==> flow/design.v <==
`timescale 1ns / 1ps
module clock_div  #(
	parameter int COUNT_VAL = 1)(
    input logic clock,
    input logic reset,
    output logic div_clock,
    output logic tick
    );
logic [$clog2(COUNT_VAL):0] count;
localparam COUNT_VAL_n = COUNT_VAL / 2;
assign tick = (count == COUNT_VAL_n - 1) && (div_clock == 1'b0);
always_ff @(posedge clock or posedge reset)
    begin
        if(reset) begin
           count <= 'b0;
           div_clock <= 'b0;
         end
         else if (count == COUNT_VAL_n -1) begin
           count <= 'b0;
           div_clock <= ~div_clock;
         end
         else begin
           count <= count +1;
           div_clock <= div_clock; 
         end
    end
endmodule
`timescale 1ns / 1ps
module vga_controller #( 
    parameter h_actv_pixel = 640,
    parameter h_sync_pulse = 96,
    parameter h_back_porch = 48,
    parameter h_front_porch = 16,
    parameter h_sync_pol = 0,
    parameter v_actv_pixel = 480,
    parameter v_sync_pulse = 2,
    parameter v_back_porch = 33,
    parameter v_front_porch = 10,
    parameter v_sync_pol = 0    
)(
    input logic clk,    
    input logic ce,     
    input logic reset,  
    output logic h_sync,  
    output logic v_sync,  
    output logic [11:0] h_counter_out,  
    output logic [11:0] v_counter_out,  
    output logic disp_enable   
    );
    localparam v_tot_pixel = v_sync_pulse + v_back_porch + v_actv_pixel + v_front_porch;
    localparam h_tot_pixel = h_sync_pulse + h_back_porch + h_actv_pixel + h_front_porch;
    localparam beg_of_v_sync = v_actv_pixel + v_front_porch ;
    localparam end_of_v_sync = v_sync_pulse + v_actv_pixel + v_front_porch -1 ;
    localparam beg_of_h_sync = h_actv_pixel + h_front_porch ;
    localparam end_of_h_sync = h_sync_pulse + h_actv_pixel + h_front_porch -1 ;
    logic [11:0]  v_counter;
    logic [11:0]  h_counter;
    always_ff @(posedge clk or  posedge reset )begin
        if (reset)begin     
            v_counter <= 0;  
            h_counter <= 0;
            h_sync <= ~h_sync_pol;
            v_sync <= ~v_sync_pol;
            h_counter_out <= 0;
            v_counter_out <= 0;
        end
        else if (ce) begin
            h_counter_out <= h_counter;
            v_counter_out <= v_counter;
            if (h_counter < (h_tot_pixel-1))begin
                h_counter <= h_counter + 1 ;
            end
            else begin
                h_counter <= 0;
                if (v_counter < (v_tot_pixel -1))
                    v_counter <= v_counter + 1 ;
                else 
                    v_counter <= 0;
            end
            if(h_counter >= beg_of_h_sync && h_counter <= end_of_h_sync)begin
                h_sync <= h_sync_pol; 
            end           
            else begin
                h_sync <= ~h_sync_pol;
            end
            if (v_counter >= beg_of_v_sync && v_counter <= end_of_v_sync)
                v_sync <= v_sync_pol;
            else
                v_sync <= ~v_sync_pol;
        end
    end 
    always_ff @(posedge clk or  posedge reset)begin
        if(reset)begin
            disp_enable <= 0;
        end
        else if (ce) begin
            if ((v_counter <= v_actv_pixel-1) & (h_counter <= h_actv_pixel-1) )
                disp_enable <= 1;
            else 
                disp_enable <= 0; 
            end
    end
endmodule
`timescale 1ns / 1ps
module line_drawer(
    input logic [11:0] nx0,ny0,nx1,ny1,
    input logic  disp_en,
    input logic [11:0] v_cntr,
    input logic [11:0] h_cntr,
    input logic clk,
    input logic ce,
    input logic rst, 
    input logic Vsync,
    output logic [11:0] y, x
    );
    logic [11:0] x0;
    logic [11:0] y0;
    logic [11:0] x1;
    logic [11:0] y1;
    logic [11:0] n,w;
    logic [11:0] w0,n0,w1,n1;
    localparam logic [1:0] set_drawer = 2'd0;
    localparam logic [1:0] loop_drawer = 2'd1;
    localparam logic [1:0] low_high = 2'd2;
    localparam logic [1:0] reset_state = 2'd3;
    logic [1:0] drw_s;  
    logic [11:0] dw,dn;
    int  D;
    localparam int offset_D = 32'hffff;
    logic [11:0] w_cntr;
    logic low_or_high;   
    logic n_dir ; 
    always_ff @(posedge clk or posedge rst)begin
            if(rst)begin
                x0 <= 12'd2;
                y0 <= 12'd7;
                x1 <= 12'd9;
                y1 <= 12'd2;
                w0 <= 'd0;
                n0 <= 'd0;
                w1 <= 'd0;
                n1 <= 'd0;
                n <= 'd0;
                w <= 'd0;
                dw <= 'd0;
                dn <= 'd0;
                D <= 0;
                n_dir <= 1'b0;
                low_or_high <= 1'b0;
                x <= 12'hfff;
                y <= 12'hfff;
                w_cntr <= 'd0;
                drw_s <= low_high;
            end 
            else if (ce) begin
                case(drw_s) 
                    low_high:begin
                                if(x0 >  x1 && y0 > y1 )begin
                                    if((x0 - x1) > (y0 - y1))begin
                                        low_or_high <= 1'b1 ;
                                    end
                                    else begin
                                        low_or_high <= 1'b0 ;
                                    end
                                end
                                else if(x0 >  x1 && y0 < y1 )begin
                                    if((x0 - x1) > (y1 - y0))begin
                                        low_or_high <= 1'b1 ;
                                    end
                                    else begin
                                        low_or_high <= 1'b0 ;
                                    end
                                end
                                else if(x0 <  x1 && y0 > y1 )begin
                                    if((x1 - x0) > (y0 - y1))begin
                                        low_or_high <= 1'b1 ;
                                    end
                                    else begin
                                        low_or_high <= 1'b0 ;
                                    end
                                end
                                else if(x0 <  x1 && y0 < y1 )begin
                                    if((x1 - x0) > (y1 - y0))begin
                                        low_or_high <= 1'b1 ;
                                    end
                                    else begin
                                        low_or_high <= 1'b0 ;
                                    end
                                end 
                                drw_s <= set_drawer;                                                                                            
                            end
                    set_drawer:begin
                                    if(low_or_high == 1'b1)begin  
                                        if(x0 > x1)begin 
                                            {w0, n0, w1, n1} <= {x1,y1,x0,y0}; 
                                            dw <= x0 - x1;
                                            if(y0 > y1) begin
                                                dn <= y0 - y1;
                                                D <= 2*(y0 - y1) - (x0 - x1) + offset_D; 
                                                n_dir <= 1'b0;  
                                            end
                                            else begin
                                                dn <= y1 - y0;
                                                D <= 2*(y1 - y0) - (x0 - x1) + offset_D; 
                                                n_dir <= 1'b0;  
                                            end
                                            n <= y1;
                                            w <= x1; 
                                            w_cntr <= 'd0;
                                            drw_s <= loop_drawer;
                                        end
                                        else begin
                                            {w0, n0, w1, n1} <= {x0,y0,x1,y1}; 
                                            dw <= x1 - x0;
                                            if(y1 > y0) begin
                                                dn <= y1 - y0;
                                                D <= 2*(y1 - y0) - (x1 - x0) + offset_D;
                                                n_dir <= 1'b1;  
                                            end
                                            else begin
                                                dn <= y0 - y1;
                                                D <= 2*(y0 - y1) - (x1 - x0) + offset_D;
                                                n_dir <= 1'b0;  
                                            end
                                            n <= y0;
                                            w <= x0; 
                                            w_cntr <= 'd0;
                                            drw_s <= loop_drawer;
                                        end
                                    end
                                    else begin     
                                        if(y0 > y1)begin 
                                           {w0, n0, w1, n1} <= {y1,x1,y0,x0}; 
                                           dw <= y0 - y1; 
                                           if(x0 > x1) begin
                                               dn <= x0 - x1;
                                               n_dir <= 1'b0;  
                                               D <= 2*(x0 - x1) - (y0 - y1) + offset_D;
                                           end
                                           else begin
                                               dn <= x1 - x0;
                                               n_dir <= 1'b1;  
                                               D <= 2*(x1 - x0) - (y0 - y1) + offset_D;
                                           end
                                           n <= x0;
                                           w <= y1; 
                                           w_cntr <= 'd0;
                                           drw_s <= loop_drawer;
                                        end
                                        else begin  
                                            {w0, n0, w1, n1} <= {y0,x0,y1,x1}; 
                                            dw <= y1 - y0;
                                            if(x0 > x1) begin
                                              dn <= x0 - x1;
                                              n_dir <= 1'b0;  
                                              D <= 2*(x0 - x1) - (y1 - y0) + offset_D;
                                            end
                                            else begin
                                              dn <= x1 - x0;
                                              n_dir <= 1'b1;  
                                              D <= 2*(x1 - x0) - (y1 - y0) + offset_D;
                                            end
                                            n <= x0;
                                            w <= y0; 
                                            w_cntr <= 'd0;
                                            drw_s <= loop_drawer;
                                        end
                                    end
                                end
                    loop_drawer:begin
                                    if(low_or_high == 1'b1)
                                        {x,y} <= {w,n};
                                    else
                                        {x,y} <= {n,w};
                                    if(  (low_or_high == 1'b1) && (h_cntr +1 == w0 + w_cntr) ||    ((low_or_high == 1'b0) && (v_cntr == w0 + w_cntr && h_cntr > n ) ))begin  
                                        w_cntr <= w_cntr + 1;  
                                        w <= w + 1;
                                        if( D > (12'd0 + offset_D) )begin   
                                            if(n_dir == 1'b0)begin 
                                                n <= n - 1;
                                            end
                                            if(n_dir == 1'b1)begin 
                                                n <= n + 1; 
                                            end
                                            D <= D - 2*dw  + 2*dn;
                                        end
                                        else begin
                                        D <= D + 2*dn;
                                        end
                                    end 
                                    if(((low_or_high == 1'b1) && (w_cntr + w0 == w1)) ||    ((low_or_high == 1'b0) && (w_cntr + w0 == w1+1))) begin  
                                        w_cntr <= 'd0; 
                                        n <= n0;
                                        w <= w0;
                                        drw_s <= set_drawer;   
                                    end
                                end
                endcase        
                if(x0 != nx0 || y0 != ny0 || x1 != nx1 || y1 != ny1)begin
                    {x0, y0, x1, y1} <= {nx0, ny0, nx1, ny1};
                    drw_s <= low_high;
                end
            end
        end
endmodule
`timescale 1ns / 1ps
module drawing_line_top(
    input logic clk,
    input logic rst,
    output logic Hsync,
    output logic Vsync,
    output logic [3:0] vgaRed,
    output logic [3:0] vgaGreen,
    output logic [3:0] vgaBlue,
    input logic [11:0] x0,y0,x1,y1,
    output logic disp_en,
    output logic vga_clk,
    output logic [11:0] v_cntr, h_cntr
    );
    logic  vga_clk_buff;
    logic  vga_ce;
    clock_div#(4) vga_clk_mod(.clock(clk), .reset(rst), .div_clock(vga_clk_buff), .tick(vga_ce) ); 
    logic [11:0] v_cntr_buff, h_cntr_buff;
    logic Hsync_buff, Vsync_buff, disp_en_buff;   
    vga_controller#(
         .h_actv_pixel(50), 
         .h_sync_pulse(2),
         .h_back_porch(1),
         .h_front_porch(3),
         .h_sync_pol(0),
         .v_actv_pixel(60),
         .v_sync_pulse(1),
         .v_back_porch(1),
         .v_front_porch(1),
         .v_sync_pol(0)
    ) vgatxt(.clk(clk), .ce(vga_ce), .reset(rst), .h_sync(Hsync_buff), .v_sync(Vsync_buff), .h_counter_out(h_cntr_buff), .v_counter_out(v_cntr_buff), .disp_enable(disp_en_buff));
    logic [11:0] pix_y,pix_x;  
    line_drawer drw1(.nx0(x0), .nx1(x1),.disp_en(disp_en_buff), .rst(rst), .Vsync(Vsync_buff), .ny0(y0), .ny1(y1), .v_cntr(v_cntr_buff), .h_cntr(h_cntr_buff), .clk(clk), .ce(vga_ce), .y(pix_y), .x(pix_x)); 
    logic [3:0] red_r, green_r, blue_r;  
    assign {vgaRed, vgaGreen, vgaBlue} = {red_r, green_r, blue_r}; 
    always_ff @(posedge clk or posedge rst)begin
        if (rst) begin
            {red_r, green_r, blue_r} <= {4'b0 ,4'b0 , 4'b0};
        end
        else if (vga_ce) begin
            if (( (h_cntr_buff == pix_x && v_cntr_buff == pix_y ))&& disp_en_buff == 1'b1 )begin
                {red_r, green_r, blue_r} <= {4'hf,4'b0,4'b0};
            end  
            else if (disp_en_buff == 1'b1) begin
                {red_r, green_r, blue_r} <= {4'b1111,4'b1111,4'b1111};
            end
            else begin
                {red_r, green_r, blue_r} <= {4'b0 ,4'b0 , 4'b0}; 
            end
        end
    end
    assign vga_clk = vga_clk_buff;
    always_ff @(posedge clk or posedge rst)begin
        if (rst) begin
            v_cntr <= 12'd0;
            h_cntr <= 12'd0;
            Vsync <= 1'b1;
            Hsync <= 1'b1;
            disp_en <= 1'b0;
        end
        else if (vga_ce) begin
            v_cntr <= v_cntr_buff;
            h_cntr <= h_cntr_buff;
            Vsync <= Vsync_buff;
            Hsync <= Hsync_buff;
            disp_en <= disp_en_buff;
        end
    end
endmodule
Hand-over note for drawing_line_top

======== Reports on drawing_line_top ========
Tool output for the design above before and after an edit, in the order of the flow.
"before" refers to lines of the RTL above, "after" to lines of the edited file.
"difference": "after" minus "before" as printed here. "rel. change": 100 x difference / "before".
Library cell names are shortened.
A cell with - has no value.
set-up
  top module .............................. drawing_line_top
  clock ................................... clk
  cell library ............................ sky130hd
  timing corner ........................... tt_025C_1v80

======== Edit of the RTL ========
The edit as a unified diff against the file above.
A script made this edit. It changes what the design does and was not meant as an optimisation.
begin of diff
@@ -313,9 +313,11 @@
     output logic [3:0] vgaGreen,
     output logic [3:0] vgaBlue,
-    input logic [11:0] x0,y0,x1,y1,
+    input logic [11:0] x0,y0,x1,y1_pin,
     output logic disp_en,
     output logic vga_clk,
     output logic [11:0] v_cntr, h_cntr
     );
+    logic [11:0] y1;
+    always_ff @(posedge clk) y1 <= y1_pin;
     logic  vga_clk_buff;
     logic  vga_ce;
end of diff

======== Word-level counts ========
Source: Yosys, flattened and elaborated, memories not mapped. Widths are those after wreduce. Registers that Yosys merges into a memory's read port (data or address) are not register bits. Print and check cells do not count.
storage and ports
  item                             before  after  difference  rel. change (%)
  flip-flop bits (word level)      294     306    +12         +4.08
  bits in latches                  0       0      0           -
  bits in writable memories        0       0      0           -
  ROM bits                         0       0      0           -
  clocked read ports x word width  0       0      0           -
  memory cells                     0       0      0           -
  bits of input ports              50      50     0           0.00
  output and inout port bits       40      40     0           0.00
  word-level cells                 207     208    +1          +0.48
operators by class
  item                       before  after  difference  rel. change (%)
  add/subtract/negate cells  38      38     0           0.00
  multipliers                0       0      0           -
  div/mod/pow operators      0       0      0           -
  magnitude comparators      19      19     0           0.00
  equal/unequal tests        17      17     0           0.00
  shift-type cells           0       0      0           -
  multiplexer cells          63      63     0           0.00
  bitwise logic cells        4       4      0           0.00
  reduce/logical cells       32      32     0           0.00
Operator kinds equal on both sides are left out: 45.

======== Depth ========
Yosys ltp: most cells in a row. Word level: on the elaborated netlist, between registers, memories and ports. Mapped: between sequential cells and ports; inverters and the memories' decode and read muxes count.
logic depth
  item                          before  after  difference  rel. change (%)
  depth after elaboration       8       8      0           0.00
  ABC_AREA                      0       0      -           -
  mapped depth                  25      23     -2          -8.00
  mapped depth without buffers  24      23     -1          -4.17

======== Mapped cells and area ========
The flow's flattened synthesis, as Yosys stat reports it; memories are mapped. The netlist is that of the ABC_AREA named above (0 if unset); the other value can give another one.
cell types
  cell type  before  after  difference  rel. change (%)
  a21oi_1    264     224    -40         -15.15
  o21ai_0    328     363    +35         +10.67
  xor2_1     114     92     -22         -19.30
  a211oi_1   60      40     -20         -33.33
  a21o_1     79      60     -19         -24.05
  mux2_2     24      5      -19         -79.17
  nor3_1     63      81     +18         +28.57
  o21a_1     26      44     +18         +69.23
  nor2_1     291     306    +15         +5.15
  o21ai_1    4       19     +15         +375.00
  inv_1      229     243    +14         +6.11
  clkbuf_1   159     145    -14         -8.81
  nor2b_1    41      28     -13         -31.71
  dfxtp_1    0       12     +12         -
  xnor2_1    215     225    +10         +4.65
  a311oi_1   16      6      -10         -62.50
  a31oi_1    38      47     +9          +23.68
  a21boi_0   9       1      -8          -88.89
Cell types equal on both sides are left out: 16.
Not every row of either side is listed.
synthesis totals
  item                             before    after     difference  rel. change (%)
  mapped cells                     3,915     3,940     +25         +0.64
  chip area (Yosys) (um^2)         30,867.1  31,041.0  +173.9      +0.56
  area of sequential cells (um^2)  7,277.0   7,517.2   +240.2      +3.30
  flip-flop cells                  289       301       +12         +4.15
  buffers                          205       193       -12         -5.85
By module: a second synthesis without flattening, with its own total; a netlist apart from the flattened one above.
unflattened totals
  item                                 before    after     difference  rel. change (%)
  cells (unflattened synthesis)        3,488     3,500     +12         +0.34
  area (unflattened synthesis) (um^2)  29,126.7  29,366.9  +240.2      +0.82
Rows give one instance, submodules left out.
modules, before
  module                    instances  cells  area (um^2)  seq. area (um^2)
  line_drawer               1          3,168  25,260.5     5,170.0
  vga_controller            1          198    2,290.9      1,278.7
  drawing_line_top          1          109    1,413.9      728.2
  clock_div #(COUNT_VAL=4)  1          13     161.4        100.1
modules, after
  module                    instances  cells  area (um^2)  seq. area (um^2)
  line_drawer               1          3,168  25,260.5     5,170.0
  vga_controller            1          198    2,290.9      1,278.7
  drawing_line_top          1          121    1,654.1      968.4
  clock_div #(COUNT_VAL=4)  1          13     161.4        100.1

======== Timing after synthesis ========
OpenSTA on the mapped netlist: ideal clock, no wires. The path of least setup slack (recovery checks aside). Input and output delay are each 20% of the period. Register names are those of the netlist, which keeps one name where synthesis merged equal registers.
timing path after synthesis
  item                                 before                after                 difference  rel. change (%)
  path kind                            register to register  register to register  -           -
  start point                          reg drw1.y1[1]        reg drw1.x1[3]        -           -
  end point                            reg drw1.D[16]        reg drw1.D[15]        -           -
  clock period (ns)                    10.0                  10.0                  0.0         0.00
  library setup time (ns)              0.086                 0.090                 +0.004      -
  time at the first pin (ns)           0.000                 0.000                 0.000       -
  data arrival time (ns)               4.712                 4.778                 +0.066      +1.40
  data required time (ns)              9.914                 9.910                 -0.004      -0.04
  path slack (ns)                      5.202                 5.132                 -0.070      -
  path delay (ns)                      4.798                 4.868                 +0.070      +1.46
  stages on the path                   21                    20                    -1          -4.76
  path buffers                         0                     0                     0           -
  period reached after synthesis (ns)  4.798                 4.868                 +0.070      +1.46
"path delay" is the arrival time less input delay plus setup time.
"stages on the path" counts driving pins, that of a launching flip-flop among them; a cell with two outputs on the path counts twice.
"period reached after synthesis" is the clock period less the worst setup slack; recovery checks do not enter. This is arithmetic on one report: input and output delays are still those of the set period (20% each).
The rows between start and end are the longest chain of elaborated cells between them; the timing report does not say that the signal goes this way. Where chains are equally long, one stands for them.
A line is the first line of the expression or statement that the cell stems from. Yosys adds cells for indexed reads and writes and turns some case tables into memories.
A register here has more assigning lines than the two given.
between the ends, after synthesis, before
  cells stage by stage .................... dfstp_2 inv_1 ha_1 nor2b_1 o21ai_0 nand2_1 a21o_1 a21oi_1 xor2_1 ha_1 ha_1 or2_2 a21oi_1 a211oi_1 or3_1 a221oi_1 xnor2_1 a21oi_1 o21ai_0 o211ai_1 a32oi_1
  length of the longest elaborated chain .. 7
  elaborated cells between the ends (all ways) .. 28
  those cells by class .................... 18 x add/sub; 2 x compare; 8 x mux
ends and longest elaborated chain, after synthesis, before
  item                            RTL line  text
  start: declaration              119       logic [11:0] y1;
  start: assignment               138       y1 <= 12'd2;
  subtractor 12 x 12 -> 13 bit    261       D <= 2*(x1 - x0) - (y1 - y0) + offset_D;
  subtractor 32 bit               261
  adder 32 x 16 -> 32 bit         261
  2-to-1 mux 32 bit               253       if(x0 > x1) begin
  2-to-1 mux 32 bit               232       if(y0 > y1)begin
  2-to-1 mux 32 bit               193       if(low_or_high == 1'b1)begin
  case mux 32 bit (select 2 bit)  156       case(drw_s)
  end: assignment                 199       D <= 2*(y0 - y1) - (x0 - x1) + offset_D;
  end: assignment                 204       D <= 2*(y1 - y0) - (x0 - x1) + offset_D;
  end: declaration                128       int  D;
between the ends, after synthesis, after
  cells stage by stage .................... dfstp_2 inv_1 ha_1 a21o_1 a21oi_1 a21oi_1 o21a_1 or2_2 xor2_1 inv_1 ha_1 ha_1 a2111oi_0 o31ai_1 a21oi_1 o211ai_1 a32oi_1 o211ai_1 or3_1 o2111ai_1
  length of the longest elaborated chain .. 7
  elaborated cells between the ends (all ways) .. 27
  those cells by class .................... 18 x add/sub; 1 x compare; 8 x mux
ends and longest elaborated chain, after synthesis, after
  item                            RTL line  text
  start: declaration              118       logic [11:0] x1;
  start: assignment               137       x1 <= 12'd9;
  subtractor 12 x 12 -> 13 bit    261       D <= 2*(x1 - x0) - (y1 - y0) + offset_D;
  subtractor 32 bit               261
  adder 32 x 16 -> 32 bit         261
  2-to-1 mux 32 bit               253       if(x0 > x1) begin
  2-to-1 mux 32 bit               232       if(y0 > y1)begin
  2-to-1 mux 32 bit               193       if(low_or_high == 1'b1)begin
  case mux 32 bit (select 2 bit)  156       case(drw_s)
  end: assignment                 199       D <= 2*(y0 - y1) - (x0 - x1) + offset_D;
  end: assignment                 204       D <= 2*(y1 - y0) - (x0 - x1) + offset_D;
  end: declaration                128       int  D;

======== Worst path after layout ========
From the final timing report of the runs of pair 1: the path of least setup slack in the routed layout; clock arrival at registers is part of the times.
timing path after layout
  item                        before                after                 difference  rel. change (%)
  path kind                   register to register  register to register  -           -
  start point                 reg drw1.y0[0]        reg drw1.y1[1]        -           -
  end point                   reg drw1.D[14]        reg drw1.D[15]        -           -
  clock period (ns)           6.11                  6.11                  0.00        0.00
  library setup time (ns)     0.17                  0.15                  -0.02       -
  time at the first pin (ns)  0.56                  0.58                  +0.02       +3.57
  data arrival time (ns)      5.92                  6.22                  +0.30       +5.07
  data required time (ns)     6.50                  6.51                  +0.01       +0.15
  path slack (ns)             0.57                  0.29                  -0.28       -
  stages on the path          22                    20                    -2          -9.09
  path buffers                0                     0                     0           -
The rows between start and end are the longest chain of elaborated cells between them; the timing report does not say that the signal goes this way. Where chains are equally long, one stands for them.
A register here has more assigning lines than the two given.
between the ends, after layout, before
  cells stage by stage .................... dfstp_2 inv_1 ha_1 inv_1 fa_1 a21o_1 a21oi_1 xnor2_1 inv_1 ha_1 ha_1 a21o_1 a211oi_1 nor2_1 o41a_1 nand4_1 nand3_1 o22ai_1 xnor2_1 a211oi_1 o21ai_0 a32oi_1
  length of the longest elaborated chain .. 7
  elaborated cells between the ends (all ways) .. 28
  those cells by class .................... 18 x add/sub; 2 x compare; 8 x mux
ends and longest elaborated chain, after layout, before
  item                            RTL line  text
  start: declaration              117       logic [11:0] y0;
  start: assignment               136       y0 <= 12'd7;
  subtractor 12 x 12 -> 13 bit    261       D <= 2*(x1 - x0) - (y1 - y0) + offset_D;
  subtractor 32 bit               261
  adder 32 x 16 -> 32 bit         261
  2-to-1 mux 32 bit               253       if(x0 > x1) begin
  2-to-1 mux 32 bit               232       if(y0 > y1)begin
  2-to-1 mux 32 bit               193       if(low_or_high == 1'b1)begin
  case mux 32 bit (select 2 bit)  156       case(drw_s)
  end: assignment                 199       D <= 2*(y0 - y1) - (x0 - x1) + offset_D;
  end: assignment                 204       D <= 2*(y1 - y0) - (x0 - x1) + offset_D;
  end: declaration                128       int  D;
between the ends, after layout, after
  cells stage by stage .................... dfstp_2 inv_1 fa_1 a21oi_1 nor2b_1 o31ai_1 nor2b_1 xnor2_1 inv_1 ha_1 ha_1 o21a_1 a2111oi_0 nor3_1 nand4_1 a31oi_1 a221oi_1 a21oi_1 a2bb2oi_1 o2111ai_1
  length of the longest elaborated chain .. 7
  elaborated cells between the ends (all ways) .. 28
  those cells by class .................... 18 x add/sub; 2 x compare; 8 x mux
ends and longest elaborated chain, after layout, after
  item                            RTL line  text
  start: declaration              119       logic [11:0] y1;
  start: assignment               138       y1 <= 12'd2;
  subtractor 12 x 12 -> 13 bit    261       D <= 2*(x1 - x0) - (y1 - y0) + offset_D;
  subtractor 32 bit               261
  adder 32 x 16 -> 32 bit         261
  2-to-1 mux 32 bit               253       if(x0 > x1) begin
  2-to-1 mux 32 bit               232       if(y0 > y1)begin
  2-to-1 mux 32 bit               193       if(low_or_high == 1'b1)begin
  case mux 32 bit (select 2 bit)  156       case(drw_s)
  end: assignment                 199       D <= 2*(y0 - y1) - (x0 - x1) + offset_D;
  end: assignment                 204       D <= 2*(y1 - y0) - (x0 - x1) + offset_D;
  end: declaration                128       int  D;

======== Flow runs ========
Runs of the flow (Yosys, OpenROAD) on both versions; the two runs of a pair have the same settings. The constraints put input and output delay at 20% of the set period each and load the outputs with 0.01 pF.
flow settings, pair 1
  CORE_UTILIZATION ........................ 40
  period_ns ............................... 6.11
  CAP_MARGIN .............................. 20
  CORE_MARGIN ............................. 2
  SLEW_MARGIN ............................. 20
final reports, pair 1
  item                                 before    after     difference  rel. change (%)
  synthesized cell area (um^2)         30,867.1  31,041.0  +173.9      +0.56
  total die area (um^2)                79,405.6  79,845.8  +440.2      +0.55
  post-route utilization               0.448     0.449     +0.001      -
  worst setup slack after layout (ns)  0.572     0.294     -0.278      -
  total power after layout (W)         0.012173  0.012247  +0.000074   +0.61
  reached clock period (ns)            5.538     5.816     +0.278      +5.02
flow settings, pair 2
  CELL_PAD_IN_SITES_DETAIL_PLACEMENT ...... 2
  CORE_ASPECT_RATIO ....................... 0.63
  CORE_UTILIZATION ........................ 36
  CTS_CLUSTER_DIAMETER .................... 377
  MAX_ROUTING_LAYER ....................... met5
  PLACE_DENSITY_LB_ADDON .................. 0.07
  SETUP_SLACK_MARGIN ...................... 0.47
  TNS_END_PERCENT ......................... 65
  period_ns ............................... 8.11
  CAP_MARGIN .............................. 20
  CORE_MARGIN ............................. 2
  SLEW_MARGIN ............................. 20
final reports, pair 2
  item                                 before    after     difference  rel. change (%)
  synthesized cell area (um^2)         30,867.1  31,041.0  +173.9      +0.56
  total die area (um^2)                88,162.7  88,652.3  +489.6      +0.56
  post-route utilization               0.403     0.404     +0.001      -
  worst setup slack after layout (ns)  1.946     1.636     -0.310      -
  total power after layout (W)         0.009794  0.009828  +0.000034   +0.35
  reached clock period (ns)            6.164     6.474     +0.310      +5.03
By "reached clock period" is meant the clock period of the run minus its worst setup slack. This is arithmetic on one report: input and output delays are still those of the set period (20% each).
"total power after layout" rests on the timing tool's default activity at the inputs, not on a simulated workload.

End of note.
